==> flow/design.v <==
module FAdd(
    input rst,
    input clk,
    input  [31:0]               a,
    input  [31:0]               b,
    output reg [31:0]           c,
    output reg [2:0]           state
);
    parameter NAN = 32'b01111111100000000000000000000001;  
    parameter ZERO = 32'b0;  
    wire a_s = a[31];
    wire b_s = b[31];
    wire [7:0] a_e = a[30:23];
    wire [7:0] b_e = b[30:23];
    wire [22:0] a_m = a[22:0];
    wire [22:0] b_m = b[22:0];
    wire a_e_max = a_e == 8'b11111111;
    wire b_e_max = b_e == 8'b11111111;
    wire a_e_min = a_e == 8'b0;
    wire b_e_min = b_e == 8'b0;
    wire a_m_min = a_m == 23'b0;
    wire b_m_min = b_m == 23'b0;
    wire a_inf = a_e_max & a_m_min;
    wire b_inf = b_e_max & b_m_min;
    wire a_nan = a_e_max & ~a_m_min;
    wire b_nan = b_e_max & ~b_m_min;
    wire a_zero = a_e_min & a_m_min;
    wire b_zero = b_e_min & b_m_min;
    wire a_denorm = a_e_min & ~a_m_min;
    wire b_denorm = b_e_min & ~b_m_min;
    wire inverse = (a_s ^ b_s) & (a_e == b_e) & (a_m == b_m);
    wire special_case = a_nan | b_nan | a_inf | b_inf | a_zero | b_zero | inverse;
    wire [31:0] special_output = (a_nan | b_nan) ? NAN :
    a_inf ? ((b_inf & (a_s ^ b_s)) ? NAN : a) :
    b_inf ? b :
    a_zero ? ((b_zero & (a_s ^ b_s) ? ZERO : b)) :
    b_zero ? a :
    inverse ? ZERO : 32'hffffffff;
    reg a_sign;
    reg b_sign;
    reg [26:0] a_add;
    reg [26:0] b_add;
    reg [7:0] a_exp;
    reg [7:0] b_exp;
    parameter READ = 3'd0,
    ALIGN = 3'd1,
    ADD = 3'd2,
    NORM = 3'd3,
    DENORM = 3'd4,
    ROUND = 3'd5,
    PACK = 3'd6,
    OUTPUT = 3'd7;
    reg c_sign;
    reg[27:0] c_add;
    reg[7:0] c_exp;
always @(posedge clk) begin
if (!rst) begin
    state <= READ;
end
else begin
case (state)
READ: begin
    a_sign <= a_s;
    b_sign <= b_s;
    a_add <= {~a_denorm, a_m, 3'b0};
    b_add <= {~b_denorm, b_m, 3'b0};
    a_exp <= a_denorm ? 8'b1 : a_e;
    b_exp <= b_denorm ? 8'b1 : b_e;
    c <= special_output;
    state <= special_case ? OUTPUT : ALIGN;
end
ALIGN: begin
    if (a_exp > b_exp) begin
        b_exp <= b_exp + 1;
        b_add <= b_add >> 1;
        b_add[0] <= b_add[0] | b_add[1];  
    end else if (a_exp < b_exp) begin
        a_exp <= a_exp + 1;
        a_add <= a_add >> 1;
        a_add[0] <= a_add[0] | a_add[1];
    end else begin
        state <= ADD;
    end
end
ADD: begin
    c_exp <= a_exp;
    if (a_sign == b_sign) begin
        c_add <= a_add + b_add;
        c_sign <= a_sign;
    end else if (a_add > b_add) begin
        c_add <= a_add - b_add;
        c_sign <= a_sign;
    end else begin
        c_add <= b_add - a_add;
        c_sign <= b_sign;
    end
    state <= NORM;
end
NORM: begin
    if (c_add[27]) begin  
        c_exp <= c_exp + 1;
        c_add <= c_add >> 1;
        c_add[0] <= c_add[0] | c_add[1];
    end else if (~c_add[26] & c_exp != 8'b0) begin  
        c_exp <= c_exp - 1;
        c_add <= c_add << 1;
    end else begin
        state <= DENORM;
    end
end
DENORM: begin
    if (c_exp == 8'b0) begin  
        c_exp <= c_exp + 1;
        c_add <= c_add >> 1;
        c_add[0] <= c_add[0] | c_add[1];
    end
    state <= ROUND;
end
ROUND: begin
    if (c_add[2] & (c_add[1] | c_add[0] | c_add[3])) begin
        c_add <= c_add + 4'b1000;
    end
    state <= PACK;
end
PACK: begin
    c[31] <= c_sign;
    c[22:0] <= c_add[25:3];
    if (c_exp == 8'b11111111) begin  
        c[30:0] <= {8'b11111111, 23'b0};
    end else if (c_add[27]) begin  
        c[30:23] <= c_exp + 1;
    end else if (~c_add[26]) begin  
        c[30:23] <= c_exp - 1;
    end else begin
        c[30:23] <= c_exp;
    end
    state <= OUTPUT;
end
OUTPUT: begin
end
endcase
end
end
endmodule
# Step by step through the tools: FAdd
# Tool output for the design above, in the order of the flow.
# Line numbers count from 1 in the design file above.
# Library cell names are shortened.
# A cell with -- has no value.
# setup
top_module	FAdd
clock	clk
cell_library	sky130hd
pvt_corner	tt_025C_1v80

# After elaboration
# Source: Yosys, flattened and elaborated, memories not mapped. Widths are those after wreduce. Registers that Yosys merges into a memory's read port (data or address) are not register bits. Print and check cells do not count. Equal cells are merged and count once.
# classes
addsub	8
compare	3
eq_ne	21
n_mux	58
bitwise	30
n_reduce_logical	21
# op_table
cell	count
32-bit 2-to-1 mux	8
27-bit 2-to-1 mux	6
27-bit case mux with 4-bit select	1
26-bit case mux with 2-bit select	2
8-bit 2-to-1 mux	11
26-bit 2-to-1 mux	3
27-bit by 27-bit subtractor with 28-bit output	2
8-bit case mux with 2-bit select	3
23-bit logical NOT	2
23-bit case mux with 2-bit select	1
27-bit by 27-bit adder with 28-bit output	1
28-bit by 4-bit adder with 28-bit output with constant B	1
27-bit > comparator	1
8-bit by 1-bit adder with 8-bit output with constant B	3
8-bit == test with constant B	3
8-bit logical NOT	3
8-bit case mux with 3-bit select	1
23-bit == test	1
23-bit 2-to-1 mux	1
3-bit case mux with 7-bit select	1
2-bit inequality test with constant B	8
3-bit 2-to-1 mux	5
1-bit AND	14
4-bit AND reduction	3
1-bit 2-to-1 mux	11
1-bit bitwise OR	10
5-bit AND reduction	2
3-bit == test with constant B	3
# Other operator kinds: 20; their cells: 30.
# word_totals
ff_bits	144
input_bits	66
elab_cells	153

# Depth
# Yosys ltp: most cells in a row. Word level: on the elaborated netlist, between registers, memories and ports. Mapped: between sequential cells and ports; inverters and the memories' decode and read muxes count.
# depth
ltp_word	11
ABC_AREA	0
mapped_depth	15

# Mapped cells and area
# The flow's flattened synthesis, as Yosys stat reports it; memories are mapped. The netlist is that of the ABC_AREA named above (0 if unset); the other value can give another one.
# mapped
mapped_cells	1542
yosys_area_mm2	0.0130375
seq_area_mm2	0.0042941
ffs	144
buf_cells	92
# types
cell_type	count
edfxtp_1	141
ha_1	96
o21ai_0	131
nand2_1	170
xor2_1	57
nor2_1	124
a21oi_1	92
inv_1	97
xnor2_1	35
clkbuf_1	75
a22o_1	29
nand3_1	46
a21o_1	26
a222oi_1	19
nor3_1	37
mux2i_1	18
nor4_1	28
nand4_1	22
# Not listed: further types 62, cells in them 299.

# Worst setup path after synthesis
# Source: OpenSTA report_checks on the synthesized netlist (no wires, ideal clock, input and output delay 20% of the period each), path of least setup slack; recovery checks are left aside. Register names are those of the netlist, which keeps one name where synthesis merged equal registers.
# synth_timing
kind	input -> register
from	in rst
to	reg c[0]
clock_period_ns	10.0
input_delay_ns	2.000
setup_ns	0.461
arrival_time_ns	4.283
path_slack_ns	5.256
path_delay_ns	2.744
driving_pins	2
n_path_buf	0
period_less_setup_slack_ns	4.744
# "path_delay_ns" = arrival - input delay + setup time.
# "driving_pins": output pins that drive a net of the path, with the launching flip-flop's if there is one; two outputs of one cell count as two.
# "period_less_setup_slack_ns" = period - worst setup slack (recovery checks aside). The figure is calculated, with input and output delays left at 20% of the set period.
# The rows between start and end are the longest chain of elaborated cells between them; the timing report does not say that the signal goes this way. Where chains are equally long, one stands for them.
# A line is the first line of the expression or statement that the cell stems from. Yosys adds cells for indexed reads and writes and turns some case tables into memories.
# At most two assigning lines are given for a register; there are more.
# synth_between
cell_sequence	nand2b_1 > nor3_1
elab_chain_len	1
# synth_lines
element	line	rtl
start: declaration	2	input rst,
2-bit AND reduction	--
end: assignment	69	c <= special_output;
end: assignment	127	c[22:0] <= c_add[25:3];
end: declaration	6	output reg [31:0]           c,

# Timing after layout
# From the final timing report of record 1: the path of least setup slack in the routed layout; clock arrival at registers is part of the times.
# layout_timing
kind	register -> register
from	reg b_add[20]
to	reg c_add[8]
clock_period_ns	5.36
setup_ns	0.25
arrival_time_ns	4.30
path_slack_ns	1.26
driving_pins	11
n_path_buf	1
# The rows between start and end are the longest chain of elaborated cells between them; the timing report does not say that the signal goes this way. Where chains are equally long, one stands for them.
# At most two assigning lines are given for a register; there are more.
# layout_between
cell_sequence	edfxtp_1 > ha_1 > nand4_1 > nor3_1 > o31ai_4 > a31oi_2 > buf_4 > mux2i_1 > o311ai_1 > a311oi_1 > o21ai_1
elab_chain_len	4
# layout_lines
element	line	rtl
start: declaration	42	reg [26:0] b_add;
start: assignment	66	b_add <= {~b_denorm, b_m, 3'b0};
start: assignment	75	b_add <= b_add >> 1;
27-bit > comparator	90	end else if (a_add > b_add) begin
27-bit 2-to-1 mux	90
27-bit 2-to-1 mux	87	if (a_sign == b_sign) begin
27-bit case mux with 4-bit select	61	case (state)
end: assignment	88	c_add <= a_add + b_add;
end: assignment	91	c_add <= a_add - b_add;
end: declaration	54	reg[27:0] c_add;

# Settings and measured results of 3 stored flow runs for module FAdd (sky130hd), not sorted in any way. The constraints put input and output delay at 20% of the set period each and load the outputs with 0.01 pF.
# By "clock_period_reached_ns" is meant the clock period of the run minus its worst setup slack. This is arithmetic on one report: input and output delays are still those of the set period (20% each).
# By "worstPathTime_ns" is meant the share of the clock period that the worst setup path is allowed (20% is reserved at inputs, 20% at outputs), minus its slack. Clock arrival times at its registers enter into it.
# "power_total_w" is the tool's figure for a default switching activity; nothing was simulated.
# Among the settings, n/a means not set for that run.
setting or result,record 1,record 2,record 3
CORE_UTILIZATION,40,40,40
SETUP_SLACK_MARGIN,0.99,n/a,n/a
period_ns,5.36,10.0,5.36
CAP_MARGIN,20,20,20
CORE_MARGIN,2,2,2
SLEW_MARGIN,20,20,20
CORE_ASPECT_RATIO,n/a,0.84,n/a
GPL_TIMING_DRIVEN,n/a,0,n/a
worstPathTime_ns,4.10,3.33,4.31
worst_path_kind,register -> register,input -> register,register -> register
clock_period_reached_ns,4.102,5.329,4.313
power_total_w,0.005555,0.003081,0.005552
final_die_area_mm2,0.0340532,0.0340591,0.0340532
final_stdcell_area_mm2,0.0150995,0.0153034,0.0150995
post_route_util_pct,46.8,47.7,46.8
fin_hold_ws_ns,0.619,0.629,0.619
setup_worst_slack_ns,1.258,4.671,1.047
synth_chip_area_mm2,0.0130375,0.0130375,0.0130375
fin_tns_ns,0.000,0.000,0.000
